==> flow/design.v <==
module SizedFIFO(CLK, RST_N, D_IN, ENQ, FULL_N, D_OUT, DEQ, EMPTY_N, CLR);
   parameter               p1width = 1;  
   parameter               p2depth = 3;
   parameter               p3cntr_width = 1;  
   parameter               guarded = 1;
   localparam              p2depth2 = p2depth -2 ;
   input                   CLK;
   input                   RST_N;
   input                   CLR;
   input [p1width - 1 : 0] D_IN;
   input                   ENQ;
   input                   DEQ;
   output                  FULL_N;
   output                  EMPTY_N;
   output [p1width - 1 : 0] D_OUT;
   reg                      not_ring_full;
   reg                      ring_empty;
   reg [p3cntr_width-1 : 0] head;
   wire [p3cntr_width-1 : 0] next_head;
   reg [p3cntr_width-1 : 0]  tail;
   wire [p3cntr_width-1 : 0] next_tail;
   reg [p1width - 1 : 0]     arr[0: ((p2depth >= 2) ? (p2depth2) : 0)];
   reg [p1width - 1 : 0]     D_OUT;
   reg                       hasodata;
   wire [p3cntr_width-1:0]   depthLess2 = p2depth2[p3cntr_width-1:0] ;
   wire [p3cntr_width-1 : 0] incr_tail;
   wire [p3cntr_width-1 : 0] incr_head;
   assign                    incr_tail = tail + 1'b1 ;
   assign                    incr_head = head + 1'b1 ;
   assign    next_head = (head == depthLess2 ) ? {p3cntr_width{1'b0}} : incr_head ;
   assign    next_tail = (tail == depthLess2 ) ? {p3cntr_width{1'b0}} : incr_tail ;
   assign    EMPTY_N = hasodata;
   assign    FULL_N  = not_ring_full;
   always @(posedge CLK   )
     begin
        if (!RST_N)
          begin
             head <=  {p3cntr_width {1'b0}} ;
             tail <=  {p3cntr_width {1'b0}} ;
             ring_empty <=  1'b1;
             not_ring_full <=  1'b1;
             hasodata <=  1'b0;
          end  
        else
         begin
            if (!CLR && ENQ && ((DEQ && !ring_empty) || (!DEQ && hasodata && not_ring_full)))
              begin
                 arr[tail] <=  D_IN;
              end
            if (CLR)
              begin
                 head <=  {p3cntr_width {1'b0}} ;
                 tail <=  {p3cntr_width {1'b0}} ;
                 ring_empty <=  1'b1;
                 not_ring_full <=  1'b1;
                 hasodata <=  1'b0;
              end  
            else if (DEQ && ENQ )
              begin
                 if (ring_empty)
                   begin
                      D_OUT <=  D_IN;
                   end
                 else
                   begin
                      tail <=  next_tail;
                      D_OUT <=  arr[head];
                      head <=  next_head;
                   end
              end  
            else if ( DEQ )
              begin
                 if (ring_empty)
                   begin
                      hasodata <=  1'b0;
                   end
                 else
                   begin
                      D_OUT <=  arr[head];
                      head <=  next_head;
                      not_ring_full <=  1'b1;
                      ring_empty <=  next_head == tail ;
                   end
              end  
            else if (ENQ)
              begin
                 if (! hasodata)
                   begin
                      D_OUT <=  D_IN;
                      hasodata <=  1'b1;
                   end
                 else if ( not_ring_full )  
                   begin
                      tail <=  next_tail;
                      ring_empty <=  1'b0;
                      not_ring_full <=  ! (next_tail == head) ;
                   end
              end  
         end  
     end  
endmodule
module XbarArbiter(CLK, RST_N, raises, grant, valid);
    parameter N=4;
    input CLK;
    input RST_N;
    input [N-1:0] raises;
    output reg [N-1:0] grant;
    output reg valid;
    function [1:0] gen_grant_carry;
	input c, r, p;
	begin
	    gen_grant_carry[1] = ~r & (c | p);
	    gen_grant_carry[0] = r & (c | p);
	end
    endfunction
    reg [N-1:0] token;
    reg [N-1:0] granted_A;
    reg [N-1:0] granted_B;
    reg carry;
    reg [1:0] gc;
    integer i;
    always@(*) begin
	valid = 1'b0;
	grant = 0;
	carry = 0;
	granted_A = 0;
	granted_B = 0;
	for(i=0; i < N; i=i+1) begin
	    gc = gen_grant_carry(carry, raises[i], token[i]);
	    granted_A[i] = gc[0];
	    carry = gc[1];
	end
	for(i=0; i < N; i=i+1) begin
	    gc = gen_grant_carry(carry, raises[i], token[i]);
	    granted_B[i] = gc[0];
	    carry = gc[1];
	end
	for(i=0; i < N; i=i+1) begin
	    if(granted_A[i] | granted_B[i]) begin
		grant = 0;
		grant[i] = 1'b1;
		valid = 1'b1;
	    end
	end
    end
    always@(posedge CLK) begin
	if(RST_N) token <= {token[N-2:0], token[N-1]};
	else token <= 1;
    end
endmodule
module Xbar(CLK, RST_N,
	    i_valid,
	    i_prio,
	    i_tail,
	    i_dst,
	    i_vc,
	    i_data, 
	    o_valid,
	    o_prio,
	    o_tail,
	    o_dst,
	    o_vc,
	    o_data, 
 	    i_cred,
	    i_cred_valid,
	    o_cred_en
	    );
    parameter N		    = 8;
    parameter NUM_VCS	    = 2;
    parameter CUT	    = 2;
    parameter DATA	    = 32;
    parameter BUFFER_DEPTH  = 8;
    parameter LOG_N	    = (
	N <= 1 ? 0: 
	N <= 2 ? 1: 
	N <= 4 ? 2: 
	N <= 8 ? 3: 
	N <= 16 ? 4: 
	N <= 32 ? 5: 
	N <= 64 ? 6: 
	N <= 128 ? 7: 
	N <= 256 ? 8 : 
	N <= 512 ? 9 : 
	N <= 1024 ? 10 : 
	N <= 2048 ? 11 : 
	N <= 4096 ? 12 : 
	N <= 8192 ? 13 : 
	N <= 16384 ? 14 : -1);
    parameter VC	    = (
	NUM_VCS <= 1 ? 0: 
	NUM_VCS <= 2 ? 1: 
	NUM_VCS <= 4 ? 2: 
	NUM_VCS <= 8 ? 3: 
	NUM_VCS <= 16 ? 4: 
	NUM_VCS <= 32 ? 5: 
	NUM_VCS <= 64 ? 6: 
	NUM_VCS <= 128 ? 7: 
	NUM_VCS <= 256 ? 8 : 
	NUM_VCS <= 512 ? 9 : 
	NUM_VCS <= 1024 ? 10 : 
	NUM_VCS <= 2048 ? 11 : 
	NUM_VCS <= 4096 ? 12 : 
	NUM_VCS <= 8192 ? 13 : 
	NUM_VCS <= 16384 ? 14 : -1); 
    parameter DST	    = (
	N <= 1 ? 0: 
	N <= 2 ? 1: 
	N <= 4 ? 2: 
	N <= 8 ? 3: 
	N <= 16 ? 4: 
	N <= 32 ? 5: 
	N <= 64 ? 6: 
	N <= 128 ? 7: 
	N <= 256 ? 8 : 
	N <= 512 ? 9 : 
	N <= 1024 ? 10 : 
	N <= 2048 ? 11 : 
	N <= 4096 ? 12 : 
	N <= 8192 ? 13 : 
	N <= 16384 ? 14 : -1);
    parameter FLIT_WIDTH    = 1+1+DST+VC+DATA;
    parameter CRED_WIDTH    = (
	BUFFER_DEPTH <= 1 ? 0: 
	BUFFER_DEPTH <= 2 ? 1: 
	BUFFER_DEPTH <= 4 ? 2: 
	BUFFER_DEPTH <= 8 ? 3: 
	BUFFER_DEPTH <= 16 ? 4: 
	BUFFER_DEPTH <= 32 ? 5: 
	BUFFER_DEPTH <= 64 ? 6: 
	BUFFER_DEPTH <= 128 ? 7: 
	BUFFER_DEPTH <= 256 ? 8 : 
	BUFFER_DEPTH <= 512 ? 9 : 
	BUFFER_DEPTH <= 1024 ? 10 : 
	BUFFER_DEPTH <= 2048 ? 11 : 
	BUFFER_DEPTH <= 4096 ? 12 : 
	BUFFER_DEPTH <= 8192 ? 13 : 
	BUFFER_DEPTH <= 16384 ? 14 : -1) + 1;
    input CLK, RST_N;
    input [N-1:0]              i_valid;
    input [N-1:0]              i_prio; 
    input [N-1:0]              i_tail;
    input [N*DST-1:0]          i_dst; 
    input [N*VC-1:0]           i_vc;
    input [N*DATA-1:0]         i_data;
    wire [VC-1:0]              i_vc_arr [N-1:0];
    wire [N-1:0]               f_prio;
    wire [N-1:0]               f_tail;
    wire [DST-1:0]             f_dst [N-1:0];
    wire [VC-1:0]              f_vc [N-1:0];
    wire [DATA-1:0]            f_data [N-1:0];
    wire [N-1:0]               f_elig;
    wire [DST*N-1:0]	       f_dst_flat;
    wire [VC*N-1:0]            f_vc_flat;
    wire [DATA*N-1:0]          f_data_flat;
    output reg [N-1:0]         o_valid;
    output reg [N-1:0]         o_prio;
    output reg [N-1:0]         o_tail;
    output [N*DST-1:0]         o_dst;
    output [N*VC-1:0]          o_vc;
    output [N*DATA-1:0]        o_data;
    reg [DST-1:0]              o_dst_arr [N-1:0];
    reg [VC-1:0]               o_vc_arr [N-1:0];
    reg [DATA-1:0]             o_data_arr [N-1:0];
    output [N*VC-1:0]          i_cred;  
    output reg [N-1:0]         i_cred_valid;  
    reg [VC-1:0]               i_cred_arr [N-1:0];
    input [N-1:0]              o_cred_en;
    wire [N-1:0]               grants [N-1:0];
    wire [N-1:0]               grant_valids;
    reg [N-1:0]                deq_en;
    reg [CRED_WIDTH-1:0]       creds_left [N-1:0];
    genvar i, o, k;
    integer in,out;
    generate
	for(o=0; o < N; o=o+1) begin: arbiters
	    wire [N-1:0] raises;
	    for(k=0; k < N; k=k+1) begin: raisewires
		assign raises[k] = (f_dst[k] == o) && f_elig[k];
	    end
	    XbarArbiter#(.N(N)) arbiter(.CLK(CLK), 
					.RST_N(RST_N),
					.raises(raises),
					.valid(grant_valids[o]),
					.grant(grants[o]));  
	end
    endgenerate
    always@(posedge CLK) begin
	if(RST_N) begin
	    for(in=0; in < N; in=in+1) begin
		if(i_valid[in])
		    i_cred_arr[in] <= i_vc_arr[in];
	    end
	end
	else begin
	    for(in=0; in < N; in=in+1) begin
		i_cred_arr[in]<='hx;
	    end
	end
    end
    for(i=0; i < N; i=i+1) begin: assign_arr
	assign i_vc_arr[i] = i_vc[(i+1)*VC-1:i*VC];
        assign i_cred[(i+1)*VC-1:i*VC] = i_cred_arr[i];
        assign o_dst[(i+1)*DST-1:i*DST] = o_dst_arr[i];
	assign o_vc[(i+1)*VC-1:i*VC] = o_vc_arr[i];
	assign o_data[(i+1)*DATA-1:i*DATA] = o_data_arr[i]; 
    end
    always@(*) begin
	for(in=0; in < N; in=in+1) begin: deqwires
	    deq_en[in] = 1'b0;
	    i_cred_valid[in] = 1'b0;
	    for(out=0; out < N; out=out+1) begin: outer
		if(grant_valids[out] && (grants[out][in] == 1'b1) && (creds_left[out] != 0)) begin
		    deq_en[in] = 1'b1;
		    i_cred_valid[in] = 1'b1;
		end
	    end
	end
    end
    for(i=0; i < N; i=i+1) begin
	assign f_dst_flat[(i+1)*DST-1:i*DST] = f_dst[i];
	assign f_vc_flat[(i+1)*VC-1:i*VC] = f_vc[i];
	assign f_data_flat[(i+1)*DATA-1:i*DATA] = f_data[i];
    end
    for(i=0; i < N; i=i+1) begin: steerwires
	always@(grant_valids[i] or grants[i] or creds_left[i] or f_prio or f_tail or f_dst_flat or f_vc_flat or f_data_flat) begin
	    o_valid[i] = 1'b0;
	    o_prio[i] = 'hx;
	    o_tail[i] = 'hx;
	    o_dst_arr[i] = 'hx;
	    o_vc_arr[i] = 'hx;
	    o_data_arr[i] = 'hx;
	    for(in=0; in < N; in=in+1) begin: innersteer
		if(grant_valids[i] && (grants[i][in] == 1'b1) && (creds_left[i] != 0)) begin
		    o_valid[i] = 1'b1;
		    o_prio[i] = f_prio[in];
		    o_tail[i] = f_tail[in];
		    o_dst_arr[i]  = f_dst[in];
		    o_vc_arr[i]   = f_vc[in];
		    o_data_arr[i] = f_data[in];
		end
	    end
	end
    end
    for(o=0; o < N; o=o+1) begin: output_credits
	always@(posedge CLK) begin
	    if(RST_N) begin
		if((o_cred_en[o] == 1'b0) && (o_valid[o] == 1'b1))
		    creds_left[o] <= creds_left[o] - 1;
		else if((o_cred_en[o] == 1'b1) && (o_valid[o] == 1'b0))
		    creds_left[o] <= creds_left[o] + 1;
	    end
	    else begin
		creds_left[o] <= BUFFER_DEPTH;
	    end
	end
    end
    generate
	for(i=0; i < N; i=i+1) begin: ififos
	    SizedFIFO#(.p1width(FLIT_WIDTH), .p2depth(BUFFER_DEPTH), .p3cntr_width((
	BUFFER_DEPTH <= 1 ? 0: 
	BUFFER_DEPTH <= 2 ? 1: 
	BUFFER_DEPTH <= 4 ? 2: 
	BUFFER_DEPTH <= 8 ? 3: 
	BUFFER_DEPTH <= 16 ? 4: 
	BUFFER_DEPTH <= 32 ? 5: 
	BUFFER_DEPTH <= 64 ? 6: 
	BUFFER_DEPTH <= 128 ? 7: 
	BUFFER_DEPTH <= 256 ? 8 : 
	BUFFER_DEPTH <= 512 ? 9 : 
	BUFFER_DEPTH <= 1024 ? 10 : 
	BUFFER_DEPTH <= 2048 ? 11 : 
	BUFFER_DEPTH <= 4096 ? 12 : 
	BUFFER_DEPTH <= 8192 ? 13 : 
	BUFFER_DEPTH <= 16384 ? 14 : -1))) inQ
		       (.CLK(CLK), 
			.RST_N(RST_N), 
			.D_IN({i_prio[i], i_tail[i], i_dst[(i+1)*DST-1:i*DST], i_vc[(i+1)*VC-1:i*VC], i_data[(i+1)*DATA-1:i*DATA]}),
			.ENQ(i_valid[i]),
			.D_OUT({f_prio[i], f_tail[i], f_dst[i], f_vc[i], f_data[i]}),
			.DEQ(deq_en[i]),
			.EMPTY_N(f_elig[i]),
			.FULL_N(),  
			.CLR(1'b0)  
		      );
	end
    endgenerate
endmodule
Ticket comment

# Reports on Xbar

Module Xbar before and after one edit of its RTL, step after step.
Lines under "original" count in the file above, lines under "edited" in the edited file.
"difference" is "edited" less "original", of the values as shown; "rel. change" is that difference over "original", in percent.
A cell with n/a has no value.

Design top: Xbar
Clock: CLK
Cell library: sky130hd
Library corner: tt_025C_1v80

# The edit

The edit as a unified diff against the file above.
This change comes from a script, not from a designer. The edited design behaves differently; no optimisation was intended.

```diff
@@ -166,5 +166,5 @@
 	    o_cred_en
 	    );
-    parameter N		    = 8;
+    parameter N		    = 10;
     parameter NUM_VCS	    = 2;
     parameter CUT	    = 2;
```

# Elaborated design

Source: Yosys, flattened and elaborated. Widths are those after wreduce. Print and check cells do not count. Equal cells are merged and count once.
Yosys's memory passes give these memory sizes; they may raise the number of words (mostly to a power of two), join words into wider ones and drop unused or constant bits.

Storage and ports:

| item                            | original | edited | difference | rel. change (%) |
| memories                        | 8        | 10     | +2         | +25.00 |
| word width x clocked read ports | 304      | 390    | +86        | +28.29 |
| memory bits (writable)          | 2128     | 2730   | +602       | +28.29 |
| output and inout port bits      | 328      | 420    | +92        | +28.05 |
| input bits                      | 322      | 412    | +90        | +27.95 |
| bits in registers               | 480      | 630    | +150       | +31.25 |
| cells after elaboration         | 2143     | 3119   | +976       | +45.54 |

Cells by class:

| item                             | original | edited | difference | rel. change (%) |
| mux-type cells                   | 959      | 1399   | +440       | +45.88 |
| reductions and logical operators | 408      | 570    | +162       | +39.71 |
| $add $sub $neg                   | 32       | 40     | +8         | +25.00 |
| bitwise operators                | 520      | 810    | +290       | +55.77 |
| equality and inequality tests    | 144      | 200    | +56        | +38.89 |

Memory list:

| item                                    | original                                                                                                                                                                                                               | edited |
| words x width with read and write ports | ififos[0].inQ.arr 7 x 38 bit 1R1W; ififos[1].inQ.arr 7 x 38 bit 1R1W; ififos[2].inQ.arr 7 x 38 bit 1R1W; ififos[3].inQ.arr 7 x 38 bit 1R1W; ififos[4].inQ.arr 7 x 38 bit 1R1W; ififos[5].inQ.arr 7 x 38 bit 1R1W; (+2) | ififos[0].inQ.arr 7 x 39 bit 1R1W; ififos[1].inQ.arr 7 x 39 bit 1R1W; ififos[2].inQ.arr 7 x 39 bit 1R1W; ififos[3].inQ.arr 7 x 39 bit 1R1W; ififos[4].inQ.arr 7 x 39 bit 1R1W; ififos[5].inQ.arr 7 x 39 bit 1R1W; (+4) |

The mark (+n) counts cells that are not listed.

Operators by type and width:

| kind                                   | original | edited | difference | rel. change (%) |
| two-way mux 1 bit                      | 583      | 869    | +286       | +49.06 |
| AND 1 bit                              | 248      | 390    | +142       | +57.26 |
| logical AND 1 bit                      | 248      | 370    | +122       | +49.19 |
| bitwise OR 1 bit                       | 184      | 290    | +106       | +57.61 |
| two-way mux 4 bit                      | 24       | 130    | +106       | +441.67 |
| two-way mux 39 bit                     | 0        | 80     | +80        | n/a |
| two-way mux 38 bit                     | 64       | 0      | -64        | -100.00 |
| NOT 1 bit                              | 88       | 130    | +42        | +47.73 |
| == test 4 x 3 -> 1 bit with constant B | 0        | 40     | +40        | n/a |
| two-way mux 32 bit                     | 64       | 100    | +36        | +56.25 |
| two-way mux 3 bit                      | 192      | 160    | -32        | -16.67 |
| == test 3 bit with constant B          | 48       | 20     | -28        | -58.33 |
| == test 4 x 2 -> 1 bit with constant B | 0        | 20     | +20        | n/a |
| == test 4 bit with constant B          | 0        | 20     | +20        | n/a |
| nonzero test 2 bit                     | 64       | 80     | +16        | +25.00 |
| == test 3 x 2 -> 1 bit with constant B | 16       | 0      | -16        | -100.00 |
| == test 4 x 1 -> 1 bit with constant B | 0        | 10     | +10        | n/a |
| zero test 4 bit                        | 0        | 10     | +10        | n/a |
| two-way mux 8 bit                      | 0        | 10     | +10        | n/a |
| two-way mux 9 bit                      | 0        | 10     | +10        | n/a |
| inequality test 2 bit with constant B  | 32       | 40     | +8         | +25.00 |
| == test 3 x 1 -> 1 bit with constant B | 8        | 0      | -8         | -100.00 |
| zero test 3 bit                        | 8        | 0      | -8         | -100.00 |
| zero test 1 bit                        | 24       | 30     | +6         | +25.00 |
| AND reduction 4 bit                    | 24       | 30     | +6         | +25.00 |
| adder 3 x 1 -> 3 bit with constant B   | 16       | 20     | +4         | +25.00 |
| == test 3 bit                          | 16       | 20     | +4         | +25.00 |
| adder 4 x 1 -> 4 bit with constant B   | 8        | 10     | +2         | +25.00 |

The list need not be complete.

# Logic depth

Depth = most cells in a row (Yosys ltp): at word level without a register or memory, in the mapped netlist without a sequential cell, where the memories' decode and read muxes count.

Depth:

| item                          | original | edited | difference | rel. change (%) |
| depth in word-level cells     | 53       | 63     | +10        | +18.87 |
| ABC_AREA                      | 0        | 0      | n/a        | n/a |
| gate-level depth with buffers | 20       | 23     | +3         | +15.00 |
| mapped depth without buffers  | 18       | 19     | +1         | +5.56 |

# Synthesis result

Source: synth_stat.txt of the flow (Yosys; design flattened, memories mapped). It holds for the ABC_AREA given above (unset counts as 0); a run with the other value may have another netlist.

Cells by type:

| type                       | original | edited | difference | rel. change (%) |
| sky130_fd_sc_hd__edfxtp_1  | 2440     | 3130   | +690       | +28.28 |
| sky130_fd_sc_hd__nor2_1    | 520      | 1135   | +615       | +118.27 |
| sky130_fd_sc_hd__a21oi_1   | 391      | 845    | +454       | +116.11 |
| sky130_fd_sc_hd__clkbuf_1  | 761      | 1028   | +267       | +35.09 |
| sky130_fd_sc_hd__a221oi_1  | 3        | 219    | +216       | +7200.00 |
| sky130_fd_sc_hd__nand2_1   | 816      | 1020   | +204       | +25.00 |
| sky130_fd_sc_hd__o22ai_1   | 80       | 274    | +194       | +242.50 |
| sky130_fd_sc_hd__o21ai_0   | 749      | 932    | +183       | +24.43 |
| sky130_fd_sc_hd__mux2i_1   | 788      | 965    | +177       | +22.46 |
| sky130_fd_sc_hd__a222oi_1  | 194      | 49     | -145       | -74.74 |
| sky130_fd_sc_hd__nor3_1    | 66       | 159    | +93        | +140.91 |
| sky130_fd_sc_hd__mux4_2    | 304      | 390    | +86        | +28.29 |
| sky130_fd_sc_hd__a211oi_1  | 140      | 213    | +73        | +52.14 |
| sky130_fd_sc_hd__dfxtp_1   | 192      | 260    | +68        | +35.42 |
| sky130_fd_sc_hd__a2111oi_0 | 14       | 82     | +68        | +485.71 |
| sky130_fd_sc_hd__nand3_1   | 49       | 116    | +67        | +136.73 |
| sky130_fd_sc_hd__mux2_2    | 312      | 246    | -66        | -21.15 |
| sky130_fd_sc_hd__and2_1    | 55       | 121    | +66        | +120.00 |

Cell types equal on both sides are left out: 5.
The list need not be complete.

Synthesis totals:

| item                           | original | edited   | difference | rel. change (%) |
| buffer cells                   | 961      | 1345     | +384       | +39.96 |
| chip area (Yosys) (µm²)        | 123065.5 | 165851.6 | +42786.1   | +34.77 |
| area of sequential cells (µm²) | 77114.0  | 99195.1  | +22081.1   | +28.63 |
| flip-flops                     | 2632     | 3390     | +758       | +28.80 |
| standard cells after synthesis | 9217     | 13362    | +4145      | +44.97 |

The figures by module come from a second, unflattened synthesis with its own total; it is not the netlist above.

Unflattened totals:

| item                                    | original | edited   | difference | rel. change (%) |
| cell total of the unflattened synthesis | 11420    | 15673    | +4253      | +37.24 |
| area (unflattened synthesis) (µm²)      | 135477.4 | 179941.3 | +44463.9   | +32.82 |

Rows give one instance, submodules left out.

Modules, original:

| module            | seq. area (µm²) | cells | area (µm²) | instances |
| SizedFIFO         | 9369.0          | 716   | 12622.1    | 8 |
| Xbar              | 880.8           | 5044  | 29265.6    | 1 |
| XbarArbiter (N=8) | 160.2           | 81    | 654.4      | 8 |

Modules, edited:

| module             | seq. area (µm²) | cells | area (µm²) | instances |
| SizedFIFO          | 9609.2          | 727   | 12818.5    | 10 |
| Xbar               | 1101.1          | 7163  | 42109.1    | 1 |
| XbarArbiter (N=10) | 200.2           | 124   | 964.7      | 10 |

# Path before layout

Source: OpenSTA report_checks on the synthesized netlist (no wires, ideal clock, input and output delay 20% of the period each), path of least setup slack; recovery checks are left aside. Register names are those of the netlist, which keeps one name where synthesis merged equal registers.

Timing after synthesis:

| item                          | original                    | edited                      | difference | rel. change (%) |
| path kind                     | register -> register        | register -> register        | n/a        | n/a |
| from                          | reg ififos[4].inQ.D_OUT[33] | reg ififos[0].inQ.D_OUT[33] | n/a        | n/a |
| to                            | mem ififos[3].inQ.arr[0][0] | mem ififos[3].inQ.arr[0][0] | n/a        | n/a |
| arrival (ns)                  | 7.707                       | 7.582                       | -0.125     | -1.62 |
| required time (ns)            | 7.458                       | 7.467                       | +0.009     | +0.12 |
| stages on the path            | 16                          | 17                          | +1         | +6.25 |
| path delay (ns)               | 8.249                       | 8.115                       | -0.134     | -1.62 |
| period (ns)                   | 8.0                         | 8.0                         | 0.0        | 0.00 |
| time at the first pin (ns)    | 0.000                       | 0.000                       | 0.000      | n/a |
| path buffers                  | 3                           | 4                           | +1         | +33.33 |
| setup slack (ns)              | -0.248                      | -0.114                      | +0.134     | n/a |
| setup time (ns)               | 0.542                       | 0.533                       | -0.009     | n/a |
| synthesis period reached (ns) | 8.248                       | 8.114                       | -0.134     | -1.62 |

"path delay" = arrival - input delay + setup time.
"stages on the path" counts driving pins, that of a launching flip-flop among them; a cell with two outputs on the path counts twice.
"synthesis period reached" is the clock period less the worst setup slack; recovery checks do not enter. This is arithmetic on one report: input and output delays are still those of the set period (20% each).
Between the ends stands the longest chain of elaborated cells between them, by number of cells; it is not shown to be the way that was timed. Of several equally long chains one is given.
Each line given opens the expression or statement behind the cell; cells for indexed reads and writes are added by Yosys, which also makes memories of some case tables.
A register here has more assigning lines than the two given.
original: The path ends at the enable pin of a flip-flop; only ways to that pin are counted.

Between the ends, after synthesis, original:
Path through: sky130_fd_sc_hd__edfxtp_1 > sky130_fd_sc_hd__or4b_1 > sky130_fd_sc_hd__buf_2 > sky130_fd_sc_hd__a21o_1 > sky130_fd_sc_hd__a2111o_1 > sky130_fd_sc_hd__a311o_1 > sky130_fd_sc_hd__o21ai_0 > sky130_fd_sc_hd__nand3_1 > sky130_fd_sc_hd__nor2b_1 > sky130_fd_sc_hd__nor3b_1 > sky130_fd_sc_hd__and4b_1 > sky130_fd_sc_hd__buf_2 > sky130_fd_sc_hd__inv_1 > sky130_fd_sc_hd__buf_2 > sky130_fd_sc_hd__mux2_2 > sky130_fd_sc_hd__nor4b_1
Cells in the longest elaborated chain: 45
Elaborated cells between the ends (all ways): 498
Classes of those cells: 7 x eq/ne; 116 x mux; 344 x logic; 31 x reduce/logical

RTL lines, path after synthesis, original:

| item                 | line | source |
| start: declaration   | 15   | `output [p1width - 1 : 0] D_OUT;` |
| start: assignment    | 67   | `D_OUT <=  arr[head];` |
| start: assignment    | 79   | `D_OUT <=  arr[head];` |
| zero test 3 bit      | 278  | `assign raises[k] = (f_dst[k] == o) && f_elig[k];` |
| logical AND 1 bit    | 278  |  |
| NOT 1 bit            | 112  | `gen_grant_carry[1] = ~r & (c \| p);` |
| AND 1 bit            | 112  |  |
| bitwise OR 1 bit     | 112  |  |
| AND 1 bit            | 112  |  |
| bitwise OR 1 bit     | 112  |  |
| [23 not listed]      | n/a  |  |
| two-way mux 1 bit x8 | 312  | `if(grant_valids[out] && (grants[out][in] == 1'b1) && (creds_left[out] != 0)) begin` |
| zero test 1 bit      | 46   | `if (!CLR && ENQ && ((DEQ && !ring_empty) \|\| (!DEQ && hasodata && not_ring_full)))` |
| logical AND 1 bit x2 | 46   |  |
| logical OR 1 bit     | 46   |  |
| logical AND 1 bit    | 46   |  |
| two-way mux 3 bit    | 46   |  |
| two-way mux 3 bit    | 36   | `if (!RST_N)` |
| end: declaration     | 22   | `reg [p1width - 1 : 0]     arr[0: ((p2depth >= 2) ? (p2depth2) : 0)];` |

Some nets on the timed path still bear RTL names; the line given drives or declares the net.

Named nets, after synthesis, original:

| net               | line |
| ififos[3].inQ.DEQ | 312 |

edited: The path ends at the enable pin of a flip-flop; only ways to that pin are counted.

Between the ends, after synthesis, edited:
Path through: sky130_fd_sc_hd__edfxtp_1 > sky130_fd_sc_hd__and2_1 > sky130_fd_sc_hd__clkbuf_1 > sky130_fd_sc_hd__a31o_2 > sky130_fd_sc_hd__or2_0 > sky130_fd_sc_hd__clkbuf_1 > sky130_fd_sc_hd__o211ai_2 > sky130_fd_sc_hd__a21oi_1 > sky130_fd_sc_hd__o31ai_2 > sky130_fd_sc_hd__nor4bb_1 > sky130_fd_sc_hd__clkbuf_1 > sky130_fd_sc_hd__or4_1 > sky130_fd_sc_hd__nor4_1 > sky130_fd_sc_hd__buf_2 > sky130_fd_sc_hd__mux2i_2 > sky130_fd_sc_hd__nand2_1 > sky130_fd_sc_hd__nor4_1
Cells in the longest elaborated chain: 63
Elaborated cells between the ends (all ways): 920
Classes of those cells: 9 x eq/ne; 184 x mux; 690 x logic; 37 x reduce/logical

RTL lines, path after synthesis, edited:

| item                  | line | source |
| start: declaration    | 15   | `output [p1width - 1 : 0] D_OUT;` |
| start: assignment     | 67   | `D_OUT <=  arr[head];` |
| start: assignment     | 79   | `D_OUT <=  arr[head];` |
| zero test 4 bit       | 278  | `assign raises[k] = (f_dst[k] == o) && f_elig[k];` |
| logical AND 1 bit     | 278  |  |
| NOT 1 bit             | 112  | `gen_grant_carry[1] = ~r & (c \| p);` |
| AND 1 bit             | 112  |  |
| bitwise OR 1 bit      | 112  |  |
| AND 1 bit             | 112  |  |
| bitwise OR 1 bit      | 112  |  |
| [39 not listed]       | n/a  |  |
| two-way mux 1 bit x10 | 312  | `if(grant_valids[out] && (grants[out][in] == 1'b1) && (creds_left[out] != 0)) begin` |
| zero test 1 bit       | 46   | `if (!CLR && ENQ && ((DEQ && !ring_empty) \|\| (!DEQ && hasodata && not_ring_full)))` |
| logical AND 1 bit x2  | 46   |  |
| logical OR 1 bit      | 46   |  |
| logical AND 1 bit     | 46   |  |
| two-way mux 3 bit     | 46   |  |
| two-way mux 3 bit     | 36   | `if (!RST_N)` |
| end: declaration      | 22   | `reg [p1width - 1 : 0]     arr[0: ((p2depth >= 2) ? (p2depth2) : 0)];` |

# Path in the finished layout

From the final timing report of each run of pair A: the path of least setup slack in the routed layout; clock arrival at registers is part of the times.

Timing after layout:

| item                       | original                    | edited                     | difference | rel. change (%) |
| path kind                  | register -> output          | register -> output         | n/a        | n/a |
| from                       | reg ififos[1].inQ.D_OUT[34] | reg ififos[3].inQ.hasodata | n/a        | n/a |
| to                         | out o_data[92]              | out o_data[137]            | n/a        | n/a |
| path buffers               | 5                           | 8                          | +3         | +60.00 |
| required time (ns)         | 6.40                        | 6.40                       | 0.00       | 0.00 |
| output delay (ns)          | 1.60                        | 1.60                       | 0.00       | 0.00 |
| arrival (ns)               | 6.28                        | 6.43                       | +0.15      | +2.39 |
| stages on the path         | 15                          | 20                         | +5         | +33.33 |
| time at the first pin (ns) | 0.94                        | 1.03                       | +0.09      | +9.57 |
| period (ns)                | 8.0                         | 8.0                        | 0.0        | 0.00 |
| setup slack (ns)           | 0.12                        | -0.03                      | -0.15      | n/a |

Between the ends stands the longest chain of elaborated cells between them, by number of cells; it is not shown to be the way that was timed. Of several equally long chains one is given.
A register here has more assigning lines than the two given.

Between the ends, after layout, original:
Path through: sky130_fd_sc_hd__edfxtp_1 > sky130_fd_sc_hd__nor4bb_2 > sky130_fd_sc_hd__o21ai_0 > sky130_fd_sc_hd__a221oi_2 > sky130_fd_sc_hd__buf_4 > sky130_fd_sc_hd__o21ai_0 > sky130_fd_sc_hd__or3_2 > sky130_fd_sc_hd__buf_4 > sky130_fd_sc_hd__buf_4 > sky130_fd_sc_hd__mux2i_1 > sky130_fd_sc_hd__a21oi_1 > sky130_fd_sc_hd__mux2i_1 > sky130_fd_sc_hd__o221ai_1 > sky130_fd_sc_hd__buf_4 > sky130_fd_sc_hd__clkdlybuf4s50_1
Cells in the longest elaborated chain: 44
Elaborated cells between the ends (all ways): 100
Classes of those cells: 1 x eq/ne; 30 x mux; 52 x logic; 17 x reduce/logical

RTL lines, path after layout, original:

| item                   | line | source |
| start: declaration     | 15   | `output [p1width - 1 : 0] D_OUT;` |
| start: assignment      | 67   | `D_OUT <=  arr[head];` |
| start: assignment      | 79   | `D_OUT <=  arr[head];` |
| == test 3 x 2 -> 1 bit | 278  | `assign raises[k] = (f_dst[k] == o) && f_elig[k];` |
| logical AND 1 bit      | 278  |  |
| NOT 1 bit              | 112  | `gen_grant_carry[1] = ~r & (c \| p);` |
| AND 1 bit              | 112  |  |
| bitwise OR 1 bit       | 112  |  |
| AND 1 bit              | 112  |  |
| bitwise OR 1 bit       | 112  |  |
| [22 not listed]        | n/a  |  |
| AND 1 bit              | 112  |  |
| bitwise OR 1 bit       | 113  | `gen_grant_carry[0] = r & (c \| p);` |
| AND 1 bit              | 113  |  |
| bitwise OR 1 bit       | 139  | `if(granted_A[i] \| granted_B[i]) begin` |
| two-way mux 1 bit      | 139  |  |
| logical AND 1 bit x2   | 333  | `if(grant_valids[i] && (grants[i][in] == 1'b1) && (creds_left[i] != 0)) begin` |
| two-way mux 32 bit x8  | 333  |  |
| end: declaration       | 260  | `output [N*DATA-1:0]        o_data;` |

Between the ends, after layout, edited:
Path through: sky130_fd_sc_hd__dfxtp_1 > sky130_fd_sc_hd__buf_6 > sky130_fd_sc_hd__nor3b_4 > sky130_fd_sc_hd__buf_12 > sky130_fd_sc_hd__a22oi_1 > sky130_fd_sc_hd__buf_4 > sky130_fd_sc_hd__a221oi_2 > sky130_fd_sc_hd__buf_4 > sky130_fd_sc_hd__o221ai_1 > sky130_fd_sc_hd__o21ai_1 > sky130_fd_sc_hd__buf_4 > sky130_fd_sc_hd__nand3_1 > sky130_fd_sc_hd__nor4_4 > sky130_fd_sc_hd__buf_12 > sky130_fd_sc_hd__buf_12 > sky130_fd_sc_hd__a222oi_1 > sky130_fd_sc_hd__a21oi_1 > sky130_fd_sc_hd__a2111oi_0 > sky130_fd_sc_hd__nor2_1 > sky130_fd_sc_hd__clkdlybuf4s50_1
Cells in the longest elaborated chain: 49
Elaborated cells between the ends (all ways): 119
Classes of those cells: 38 x mux; 60 x logic; 21 x reduce/logical

RTL lines, path after layout, edited:

| item                   | line | source |
| start: declaration     | 24   | `reg                       hasodata;` |
| start: assignment      | 42   | `hasodata <=  1'b0;` |
| start: assignment      | 56   | `hasodata <=  1'b0;` |
| logical AND 1 bit      | 278  | `assign raises[k] = (f_dst[k] == o) && f_elig[k];` |
| NOT 1 bit              | 112  | `gen_grant_carry[1] = ~r & (c \| p);` |
| AND 1 bit              | 112  |  |
| bitwise OR 1 bit       | 112  |  |
| AND 1 bit              | 112  |  |
| bitwise OR 1 bit       | 112  |  |
| AND 1 bit              | 112  |  |
| [25 not listed]        | n/a  |  |
| AND 1 bit              | 112  |  |
| bitwise OR 1 bit       | 113  | `gen_grant_carry[0] = r & (c \| p);` |
| AND 1 bit              | 113  |  |
| bitwise OR 1 bit       | 139  | `if(granted_A[i] \| granted_B[i]) begin` |
| two-way mux 1 bit      | 139  |  |
| logical AND 1 bit x2   | 333  | `if(grant_valids[i] && (grants[i][in] == 1'b1) && (creds_left[i] != 0)) begin` |
| two-way mux 32 bit x10 | 333  |  |
| end: declaration       | 260  | `output [N*DATA-1:0]        o_data;` |

# Layout results

Both versions went through the flow (Yosys, OpenROAD) with the same settings in each pair. Constraints: input delay and output delay 20% of the set period each, output load 0.01 pF.

Flow settings, pair A:
CELL_PAD_IN_SITES_DETAIL_PLACEMENT: 1
CELL_PAD_IN_SITES_GLOBAL_PLACEMENT: 2
CORE_UTILIZATION: 30
PLACE_DENSITY: 0.45
period_ns: 8.0
CAP_MARGIN: 20
CORE_MARGIN: 2
SLEW_MARGIN: 20

Final reports, pair A:

| item                                  | original | edited   | difference | rel. change (%) |
| worst setup slack after layout (ns)   | 0.123    | -0.034   | -0.157     | n/a |
| utilization in the final report       | 0.362    | 0.375    | +0.013     | n/a |
| achieved clock period (ns)            | 7.877    | 8.034    | +0.157     | +1.99 |
| Yosys chip area after synthesis (µm²) | 123065.5 | 165851.6 | +42786.1   | +34.77 |
| die outline area (µm²)                | 415354.0 | 558801.0 | +143447.0  | +34.54 |

Flow settings, pair B:
CELL_PAD_IN_SITES_DETAIL_PLACEMENT: 1
CELL_PAD_IN_SITES_GLOBAL_PLACEMENT: 2
CORE_MARGIN: 6
CORE_UTILIZATION: 56
CTS_CLUSTER_SIZE: 32
MAX_ROUTING_LAYER: met4
PLACE_DENSITY_LB_ADDON: 0.12
SETUP_SLACK_MARGIN: -0.1
TNS_END_PERCENT: 60
period_ns: 9.93
CAP_MARGIN: 20
SLEW_MARGIN: 20

Final reports, pair B:

| item                                  | original | edited |
| worst setup slack after layout (ns)   | 0.154    | n/a |
| utilization in the final report       | 0.649    | n/a |
| achieved clock period (ns)            | 9.776    | n/a |
| Yosys chip area after synthesis (µm²) | 123065.5 | n/a |
| die outline area (µm²)                | 231154.0 | n/a |

pair B, edited: did not finish, routing stopped with ODB-0269.
"achieved clock period": clock period set for the run, less the worst setup slack. It is reckoned from that one timing run; input and output delays stay at 20% of the period that was set.
